==> flow/design.v <==
`timescale 1ns / 1ps
module decoder(
    input [1:0] in,
    output reg [3:0] out
    );
    always @(*) begin
        case(in)
            2'b00: out = 4'b1000;
            2'b01: out = 4'b0100;
            2'b10: out = 4'b0010;
            2'b11: out = 4'b0001;
        endcase
    end
endmodule
`timescale 1ns / 1ps
module ARITHMATIC_UNIT #(parameter width = 16)(
    input [width - 1:0] A,
    input [width - 1:0] B,
    input [1:0] ALU_FUN,
    input clk,rst,
    input Arith_Enable,
    output reg [width - 1:0] Arith_OUT,
    output reg Carry_OUT,
    output reg Arith_Flag
    );
    always@(posedge clk or negedge rst) begin
        if (!rst) begin
            Arith_OUT <= 0;
            Arith_Flag <= 0;
            Carry_OUT <= 0;        
        end
        else if (Arith_Enable) begin
            Arith_OUT <= 0;
            Carry_OUT <= 0;
            Arith_Flag <= 1;
            case (ALU_FUN)
                2'b00:
                begin
                    {Carry_OUT,Arith_OUT} <= A+B;
                end
                2'b01:
                begin
                    {Carry_OUT,Arith_OUT} <= A-B;
                end
                2'b10:
                begin
                    {Carry_OUT,Arith_OUT} <= A*B;
                end                
                2'b11:
                begin
                    {Carry_OUT,Arith_OUT} <= (B == 0) ? {1'b0, {width{1'b1}}} : A/B;
                end                
            endcase
        end
        else begin
            Arith_OUT <= 0;
            Arith_Flag <= 0;
            Carry_OUT <= 0;            
        end
    end
endmodule
`timescale 1ns / 1ps
module Logic_Unit #(parameter width = 16)(
    input [width - 1:0] A,
    input [width - 1:0] B,
    input [1:0] ALU_FUN,
    input clk,rst,
    input Logic_Enable,
    output reg [width - 1:0] Logic_OUT,
    output reg Logic_Flag
    );
 always@(posedge clk or negedge rst) begin
        if (!rst) begin
            Logic_OUT <= 0;
            Logic_Flag <= 0;
        end
        else if (Logic_Enable) begin
            Logic_OUT <= 0;
            Logic_Flag <= 1;
            case (ALU_FUN)
                2'b00:
                begin
                    Logic_OUT <= A&B;
                end
                2'b01:
                begin
                    Logic_OUT <= A|B;
                end
                2'b10:
                begin
                    Logic_OUT <= ~(A&B);
                end                
                2'b11:
                begin
                    Logic_OUT <= ~(A|B);
                end                
            endcase
        end
        else begin
            Logic_OUT <= 0;
            Logic_Flag <= 0;
        end
    end
endmodule
`timescale 1ns / 1ps
module CMP_Unit #(parameter width = 16)(
    input [width - 1:0] A,
    input [width - 1:0] B,
    input [1:0] ALU_FUN,
    input clk,rst,
    input CMP_Enable,
    output reg [width - 1:0] CMP_OUT,
    output reg CMP_Flag
    );
always@(posedge clk or negedge rst) begin
        if (!rst) begin
            CMP_OUT <= 0;
            CMP_Flag <= 0;
        end
        else if (CMP_Enable) begin
            CMP_OUT <= 0;
            CMP_Flag <= 1;
            case (ALU_FUN)
                2'b00:
                begin
                    CMP_OUT <= 0;
                end
                2'b01:
                begin
                    CMP_OUT <= (A==B);
                end
                2'b10:
                begin
                    CMP_OUT <= (A>B)? 2:0;
                end                
                2'b11:
                begin
                    CMP_OUT <= (A<B)? 3:0;
                end                
            endcase
        end
        else begin
            CMP_OUT <= 0;
            CMP_Flag <= 0;
        end
    end
endmodule
`timescale 1ns / 1ps
module Shift_Unit #(parameter width = 16)(
    input [width - 1:0] A,
    input [width - 1:0] B,
    input [1:0] ALU_FUN,
    input clk,rst,
    input Shift_Enable,
    output reg [width - 1:0] Shift_OUT,
    output reg Shift_Flag
    );
always@(posedge clk or negedge rst) begin
        if (!rst) begin
            Shift_OUT <= 0;
            Shift_Flag <= 0;
        end
        else if (Shift_Enable) begin
            Shift_OUT <= 0;
            Shift_Flag <= 1;
            case (ALU_FUN)
                2'b00:
                begin
                    Shift_OUT <= A>>1;
                end
                2'b01:
                begin
                    Shift_OUT <= A<<1;
                end
                2'b10:
                begin
                    Shift_OUT <= B>>1;
                end                
                2'b11:
                begin
                    Shift_OUT <= B<<1;
                end                
            endcase
        end
        else begin
            Shift_OUT <= 0;
            Shift_Flag <= 0;
        end
    end
endmodule
`timescale 1ns / 1ps
module ALU_TOP #(parameter width = 16)(
    input [width - 1:0] A,
    input [width - 1:0] B,
    input [3:0] ALU_FUN,
    input clk,rst,
    output  [width - 1:0] Arith_OUT,
    output  Carry_OUT,
    output  Arith_Flag,
    output  [width - 1:0] Logic_OUT,
    output  Logic_Flag,
    output  [width - 1:0] CMP_OUT,
    output  CMP_Flag,
    output  [width - 1:0] Shift_OUT,
    output  Shift_Flag
    );
wire [3:0] enables;
decoder d0 (ALU_FUN[3:2],enables);
ARITHMATIC_UNIT #(width) d1 (A,B,ALU_FUN[1:0],clk,rst,enables[3],Arith_OUT,Carry_OUT,Arith_Flag);
Logic_Unit #(width) d2 (A,B,ALU_FUN[1:0],clk,rst,enables[2],Logic_OUT,Logic_Flag);
CMP_Unit #(width) d3 (A,B,ALU_FUN[1:0],clk,rst,enables[1],CMP_OUT,CMP_Flag);
Shift_Unit #(width) d4 (A,B,ALU_FUN[1:0],clk,rst,enables[0],Shift_OUT,Shift_Flag);
endmodule
Lab notebook: ALU_TOP

Tool chain data of ALU_TOP
Each step is given for the RTL above and for the edited RTL.
"orig" refers to lines of the RTL above, "edited" to lines of the edited file.
"delta": "edited" minus "orig" as printed here. "rel_change_pct": 100 x difference / "orig".
Cell names lack the library's common part.
{ "inputs": {"top": "ALU_TOP", "clock": "clk", "lib": "sky130hd", "lib_corner": "tt_025C_1v80"} }

Edit of the RTL
The edit as a unified diff against the file above.
This change comes from a script, not from a designer. The edited design behaves differently; no optimisation was intended.
begin of diff
@@ -207,5 +207,13 @@
 wire [3:0] enables;
 decoder d0 (ALU_FUN[3:2],enables);
-ARITHMATIC_UNIT #(width) d1 (A,B,ALU_FUN[1:0],clk,rst,enables[3],Arith_OUT,Carry_OUT,Arith_Flag);
+wire [width - 1:0] Arith_OUT_0, Arith_OUT_1;
+wire Arith_Flag_0, Arith_Flag_1;
+wire Carry_OUT_0, Carry_OUT_1;
+ARITHMATIC_UNIT #(width) d1 (A,B,ALU_FUN[1:0],clk,rst,enables[3],Arith_OUT_0,Carry_OUT_0,Arith_Flag_0);
+ARITHMATIC_UNIT #(width) d1_2 (A, B, ALU_FUN[1:0], clk, rst, ~(enables[3]), Arith_OUT_1,
+    Carry_OUT_1, Arith_Flag_1);
+assign Arith_OUT = Arith_OUT_0 ^ Arith_OUT_1;
+assign Arith_Flag = Arith_Flag_0 ^ Arith_Flag_1;
+assign Carry_OUT = Carry_OUT_0 ^ Carry_OUT_1;
 Logic_Unit #(width) d2 (A,B,ALU_FUN[1:0],clk,rst,enables[2],Logic_OUT,Logic_Flag);
 CMP_Unit #(width) d3 (A,B,ALU_FUN[1:0],clk,rst,enables[1],CMP_OUT,CMP_Flag);
end of diff

Word-level counts
Yosys after proc, flatten, opt, wreduce and memory -nomap, before mapping. Enables and synchronous resets that opt folds into registers are not counted as muxes. Memory bits, and registers merged into a memory's read port (data or address), are not among the register bits. Print and check cells are not counted. Equal cells are merged and count once.
{ "bits": {"columns": ["element", "orig", "edited", "delta", "rel_change_pct"], "rows": [
  ["reg_bits", 69, 87, 18, 26.09],
  ["latchBits", 0, 0, 0, null],
  ["mem_bits_rw", 0, 0, 0, null],
  ["rom_bits", 0, 0, 0, null],
  ["clocked_rd_ports_x_width", 0, 0, 0, null],
  ["memories", 0, 0, 0, null],
  ["input_bits", 38, 38, 0, 0.00],
  ["output_inout_bits", 69, 69, 0, 0.00]
]} }
{ "classes": {"columns": ["element", "orig", "edited", "delta", "rel_change_pct"], "rows": [
  ["addsub", 2, 2, 0, 0.00],
  ["multipliers", 1, 1, 0, 0.00],
  ["div", 1, 1, 0, 0.00],
  ["n_cmp", 2, 2, 0, 0.00],
  ["equal", 7, 7, 0, 0.00],
  ["n_shift", 0, 0, 0, null],
  ["mux", 18, 21, 3, 16.67],
  ["logic", 4, 7, 3, 75.00],
  ["reduce_and_logical", 3, 3, 0, 0.00]
]} }
{ "op_table": {"columns": ["op", "orig", "edited", "delta", "rel_change_pct"], "rows": [
  ["2-to-1 mux 1 bit", 5, 7, 2, 40.00],
  ["bitwise XOR 1 bit", 0, 2, 2, null],
  ["2-to-1 mux 16 bit", 4, 5, 1, 25.00],
  ["bitwise XOR 16 bit", 0, 1, 1, null]
]} }
Operator kinds equal on both sides are left out: 19.

Logic depth
Depth = most cells in a row (Yosys ltp): at word level without a register or memory, in the mapped netlist without a sequential cell, where the memories' decode and read muxes count.
{ "logic_depth": {"columns": ["element", "orig", "edited", "delta", "rel_change_pct"], "rows": [
  ["ltp_word", 4, 4, 0, 0.00],
  ["abc_area", "0", "0", null, null],
  ["mapped_depth", 137, 143, 6, 4.38],
  ["depth_no_buf", 126, 130, 4, 3.17]
]} }

Netlist
Yosys stat after the flow's synthesis: flattened, memories mapped to cells. It holds for the ABC_AREA given above (unset counts as 0); a run with the other value may have another netlist.
{ "mapped": {"columns": ["element", "orig", "edited", "delta", "rel_change_pct"], "rows": [
  ["cells", 2100, 2225, 125, 5.95],
  ["mapped_area_um2", 16369.4, 17284.1, 914.7, 5.59],
  ["seqArea_um2", 1376.3, 1826.8, 450.5, 32.73],
  ["flip_flops", 55, 73, 18, 32.73],
  ["buf_cells", 103, 106, 3, 2.91]
]} }
{ "by_type": {"columns": ["cell_type", "orig", "edited", "delta", "rel_change_pct"], "rows": [
  ["nor2_1", 205, 254, 49, 23.90],
  ["xor2_1", 40, 62, 22, 55.00],
  ["dfrtp_1", 55, 73, 18, 32.73],
  ["o21ai_0", 71, 87, 16, 22.54],
  ["nand3_1", 32, 48, 16, 50.00],
  ["a31oi_1", 21, 29, 8, 38.10],
  ["mux2_2", 19, 26, 7, 36.84],
  ["nand2b_1", 12, 19, 7, 58.33],
  ["o221ai_1", 10, 3, -7, -70.00],
  ["a21oi_1", 130, 136, 6, 4.62],
  ["clkbuf_1", 71, 77, 6, 8.45],
  ["a21boi_0", 11, 6, -5, -45.45],
  ["o2111ai_1", 3, 8, 5, 166.67],
  ["a311oi_1", 1, 6, 5, 500.00],
  ["o21a_1", 44, 40, -4, -9.09],
  ["a21o_1", 35, 39, 4, 11.43],
  ["or3_1", 27, 23, -4, -14.81],
  ["a211oi_1", 23, 19, -4, -17.39]
]} }
Cell types equal on both sides are left out: 14.
The list need not be complete.
The figures by module come from a second, unflattened synthesis with its own total; it is not the netlist above.
{ "hier_totals": {"columns": ["element", "orig", "edited", "delta", "rel_change_pct"], "rows": [
  ["cells_unflattened", 2081, 3981, 1900, 91.30],
  ["hier_area_um2", 16326.9, 30605.6, 14278.7, 87.46]
]} }
Each row is one instance without its submodules.
{ "by_module_orig": {"columns": ["module", "n_inst", "n_cells", "mod_area_um2"], "rows": [
  ["ARITHMATIC_UNIT #(width=16)", 1, 1881, 14117.3],
  ["Logic_Unit #(width=16)", 1, 56, 807.0],
  ["Shift_Unit #(width=16)", 1, 55, 732.0],
  ["CMP_Unit #(width=16)", 1, 85, 644.4],
  ["decoder", 1, 4, 26.3],
  ["ALU_TOP", 1, 0, 0.0]
]} }
{ "by_module_edited": {"columns": ["module", "n_inst", "n_cells", "mod_area_um2"], "rows": [
  ["ARITHMATIC_UNIT #(width=16)", 2, 1881, 14117.3],
  ["Logic_Unit #(width=16)", 1, 56, 807.0],
  ["Shift_Unit #(width=16)", 1, 55, 732.0],
  ["CMP_Unit #(width=16)", 1, 85, 644.4],
  ["ALU_TOP", 1, 19, 161.4],
  ["decoder", 1, 4, 26.3]
]} }

Worst setup path after synthesis
OpenSTA on the mapped netlist: ideal clock, no wires. The path of least setup slack (recovery checks aside). Input and output delay are each 20% of the period. Register names are those of the netlist, which keeps one name where synthesis merged equal registers.
{ "synth_timing": {"columns": ["element", "orig", "edited", "delta", "rel_change_pct"], "rows": [
  ["path_type", "input-to-reg", "input-to-reg", null, null],
  ["start", "in B[1]", "in B[1]", null, null],
  ["end", "reg d1.Arith_OUT[0]", "reg d1.Arith_OUT[0]", null, null],
  ["clock_period_ns", 33.0, 33.0, 0.0, 0.00],
  ["in_delay_ns", 6.600, 6.600, 0.000, 0.00],
  ["t_first_pin_ns", 6.600, 6.600, 0.000, 0.00],
  ["t_arrival_ns", 33.445, 34.958, 1.513, 4.52],
  ["required_ns", 32.869, 32.859, -0.010, -0.03],
  ["path_slack_ns", -0.577, -2.099, -1.522, null],
  ["path_delay_ns", 26.976, 28.499, 1.523, 5.65],
  ["driving_pins", 129, 133, 4, 3.10],
  ["synth_period_reached_ns", 33.577, 35.099, 1.522, 4.53]
]} }
"path_delay_ns" is the arrival time less input delay plus setup time.
"driving_pins" counts driving pins, that of a launching flip-flop among them; a cell with two outputs on the path counts twice.
"synth_period_reached_ns" = period - worst setup slack (recovery checks aside). The figure is calculated, with input and output delays left at 20% of the set period.
The rows between start and end are the longest chain of elaborated cells between them; the timing report does not say that the signal goes this way. Where chains are equally long, one stands for them.
A line is the first line of the expression or statement that the cell stems from. Yosys adds cells for indexed reads and writes and turns some case tables into memories.
A register here has more assigning lines than the two given.
{ "synth_via_orig": {"path_cell_list": "clkbuf_1 clkinv_1 ha_1 a21oi_1 o31ai_1 ha_1 o21ai_0 a211oi_1 nand2_1 mux2_2 ha_1 a21o_1 o21a_1 o2111a_1 a211o_1 ha_1 or3_1 o221a_2 [... 93 more ...] o211ai_1 a22oi_1 nand4_1 nand2_1 clkbuf_1 nor2_1 a21oi_1 ha_1 nor2b_1 o21a_1 o21a_1 o21a_1 o21ai_0 nand2b_1 a21oi_1 o311ai_0 a211oi_1 a31oi_1", "elab_chain_cells": 4, "cone_cells": 5} }
{ "synth_rtl_orig": {"columns": ["element", "line_no", "source"], "rows": [
  ["start, declared", 194, "input [width - 1:0] B,"],
  ["divider 16 x 16 -> 17 bit", 51, "{Carry_OUT,Arith_OUT} <= (B == 0) ? {1'b0, {width{1'b1}}} : A/B;"],
  ["2-to-1 mux 17 bit", 51, null],
  ["parallel mux 16 bit (select 4 bit)", 36, "case (ALU_FUN)"],
  ["2-to-1 mux 16 bit", 32, "else if (Arith_Enable) begin"],
  ["end, assigned", 28, "Arith_OUT <= 0;"],
  ["end, assigned", 33, "Arith_OUT <= 0;"],
  ["end, declared", 22, "output reg [width - 1:0] Arith_OUT,"]
]} }
{ "synth_via_edited": {"path_cell_list": "clkbuf_1 clkinv_1 ha_1 o21ai_0 nand2b_1 and4_1 mux2i_1 ha_1 o21a_1 o311a_1 nand2_1 mux2_2 ha_1 a21o_1 o21a_1 o2111ai_1 a21oi_1 a21o_1 [... 97 more ...] and3_1 a21oi_1 o2111ai_1 o211ai_1 nand2_1 a21oi_1 clkbuf_1 mux2_2 ha_1 o21a_1 o21a_1 o21ai_0 nand2b_1 a21oi_1 or2_2 a31oi_1 a2111oi_0 nor2_1", "elab_chain_cells": 4, "cone_cells": 5} }
{ "synth_rtl_edited": {"columns": ["element", "line_no", "source"], "rows": [
  ["start, declared", 194, "input [width - 1:0] B,"],
  ["divider 16 x 16 -> 17 bit", 51, "{Carry_OUT,Arith_OUT} <= (B == 0) ? {1'b0, {width{1'b1}}} : A/B;"],
  ["2-to-1 mux 17 bit", 51, null],
  ["parallel mux 16 bit (select 4 bit)", 36, "case (ALU_FUN)"],
  ["2-to-1 mux 16 bit", 32, "else if (Arith_Enable) begin"],
  ["end, assigned", 28, "Arith_OUT <= 0;"],
  ["end, assigned", 33, "Arith_OUT <= 0;"],
  ["end, declared", 22, "output reg [width - 1:0] Arith_OUT,"]
]} }

Path in the finished layout
Path of least setup slack in the final report of the runs of pair 1 (OpenROAD, finished layout, wires in). Where an end is a register, its clock arrival counts in the times.
{ "layout_timing": {"columns": ["element", "orig", "edited", "delta", "rel_change_pct"], "rows": [
  ["path_type", "input-to-reg", "input-to-reg", null, null],
  ["start", "in B[5]", "in B[0]", null, null],
  ["end", "reg d1.Arith_OUT[0]", "reg d1.Arith_OUT[0]", null, null],
  ["clock_period_ns", 33.0, 33.0, 0.0, 0.00],
  ["in_delay_ns", 6.60, 6.60, 0.00, 0.00],
  ["t_first_pin_ns", 6.60, 6.60, 0.00, 0.00],
  ["t_arrival_ns", 32.25, 32.22, -0.03, -0.09],
  ["required_ns", 33.18, 33.20, 0.02, 0.06],
  ["path_slack_ns", 0.93, 0.99, 0.06, null],
  ["driving_pins", 123, 126, 3, 2.44]
]} }
The rows between start and end are the longest chain of elaborated cells between them; the timing report does not say that the signal goes this way. Where chains are equally long, one stands for them.
A register here has more assigning lines than the two given.
{ "layout_via_orig": {"path_cell_list": "clkdlybuf4s50_1 nor4_1 buf_4 nand3_4 o41ai_4 o31ai_2 ha_1 o21ai_2 a211oi_2 nand2_1 mux2_2 ha_1 a21o_1 o21a_1 buf_4 o21ai_0 a31o_1 ha_1 [... 87 more ...] a21o_1 nor3_2 a22oi_1 nand4_1 nand2_2 nor2_2 a21oi_2 ha_1 nor2b_1 o21a_1 o21a_1 o21a_1 o21ai_0 nand2b_1 a21oi_1 o311ai_1 a211oi_1 a31oi_1", "elab_chain_cells": 4, "cone_cells": 5} }
{ "layout_rtl_orig": {"columns": ["element", "line_no", "source"], "rows": [
  ["start, declared", 194, "input [width - 1:0] B,"],
  ["divider 16 x 16 -> 17 bit", 51, "{Carry_OUT,Arith_OUT} <= (B == 0) ? {1'b0, {width{1'b1}}} : A/B;"],
  ["2-to-1 mux 17 bit", 51, null],
  ["parallel mux 16 bit (select 4 bit)", 36, "case (ALU_FUN)"],
  ["2-to-1 mux 16 bit", 32, "else if (Arith_Enable) begin"],
  ["end, assigned", 28, "Arith_OUT <= 0;"],
  ["end, assigned", 33, "Arith_OUT <= 0;"],
  ["end, declared", 22, "output reg [width - 1:0] Arith_OUT,"]
]} }
{ "layout_via_edited": {"path_cell_list": "clkdlybuf4s50_1 buf_6 clkinvlp_4 ha_4 o21ai_4 nand2b_1 and4_2 mux2i_2 ha_1 o21a_1 o311a_1 nand2_2 mux2_4 ha_4 a21o_1 o21a_1 o2111ai_2 a21oi_2 [... 90 more ...] a21oi_1 o2111ai_1 o211ai_1 nand2_1 a21oi_2 buf_4 mux2i_1 ha_1 nor2b_1 o21a_1 o21a_1 o21ai_0 nand2b_1 a21oi_2 or2_2 a31oi_1 a2111oi_4 nor2_1", "elab_chain_cells": 4, "cone_cells": 8} }
{ "layout_rtl_edited": {"columns": ["element", "line_no", "source"], "rows": [
  ["start, declared", 194, "input [width - 1:0] B,"],
  ["divider 16 x 16 -> 17 bit", 51, "{Carry_OUT,Arith_OUT} <= (B == 0) ? {1'b0, {width{1'b1}}} : A/B;"],
  ["2-to-1 mux 17 bit", 51, null],
  ["parallel mux 16 bit (select 4 bit)", 36, "case (ALU_FUN)"],
  ["2-to-1 mux 16 bit", 32, "else if (Arith_Enable) begin"],
  ["end, assigned", 28, "Arith_OUT <= 0;"],
  ["end, assigned", 33, "Arith_OUT <= 0;"],
  ["end, declared", 22, "output reg [width - 1:0] Arith_OUT,"]
]} }

Flow runs
Both versions went through the flow (Yosys, OpenROAD) with the same settings in each pair. Constraints: input delay and output delay 20% of the set period each, output load 0.01 pF.
{ "flow_settings_pair_1": {"period_ns": 33.0, "CAP_MARGIN": 20, "CORE_MARGIN": 2, "CORE_UTILIZATION": 40, "SLEW_MARGIN": 20} }
{ "results_pair_1": {"columns": ["element", "orig", "edited", "delta", "rel_change_pct"], "rows": [
  ["post_synth_area_um2", 16369.4, 17284.1, 914.7, 5.59],
  ["die_footprint_um2", 42557.6, 44888.9, 2331.3, 5.48],
  ["final_stdcell_area_um2", 19725.2, 22507.8, 2782.6, 14.11],
  ["fin_util_frac", 0.485, 0.525, 0.040, null],
  ["fin_ws_ns", 0.932, 0.986, 0.054, null],
  ["tns_setup_ns", 0.000, 0.000, 0.000, null],
  ["totalPower_mw", 0.8466, 1.029, 0.1824, 21.55],
  ["timing.achieved_period_ns", 32.068, 32.014, -0.054, -0.17]
]} }
{ "flow_settings_pair_2": {"CORE_ASPECT_RATIO": 0.61, "CORE_MARGIN": 4, "CORE_UTILIZATION": 22, "CTS_CLUSTER_SIZE": 95, "MIN_ROUTING_LAYER": "met1", "PLACE_DENSITY_LB_ADDON": 0.24, "SETUP_SLACK_MARGIN": 2.97, "TNS_END_PERCENT": 90, "period_ns": 18.0, "CAP_MARGIN": 20, "SLEW_MARGIN": 20} }
{ "results_pair_2": {"columns": ["element", "orig", "edited", "delta", "rel_change_pct"], "rows": [
  ["post_synth_area_um2", 16369.4, 17284.1, 914.7, 5.59],
  ["die_footprint_um2", 78969.4, 83249.4, 4280.0, 5.42],
  ["final_stdcell_area_um2", 25888.6, 27933.0, 2044.4, 7.90],
  ["fin_util_frac", 0.355, 0.363, 0.008, null],
  ["fin_ws_ns", -10.369, -10.527, -0.158, null],
  ["tns_setup_ns", -38.591, -78.268, -39.677, null],
  ["totalPower_mw", 1.819, 2.203, 0.384, 21.11],
  ["timing.achieved_period_ns", 28.369, 28.527, 0.158, 0.56]
]} }
"timing.achieved_period_ns" means the clock period less the worst setup slack. The figure is calculated, with input and output delays left at 20% of the set period.
"totalPower_mw": no workload was simulated; the value follows from the tool's default switching activity.
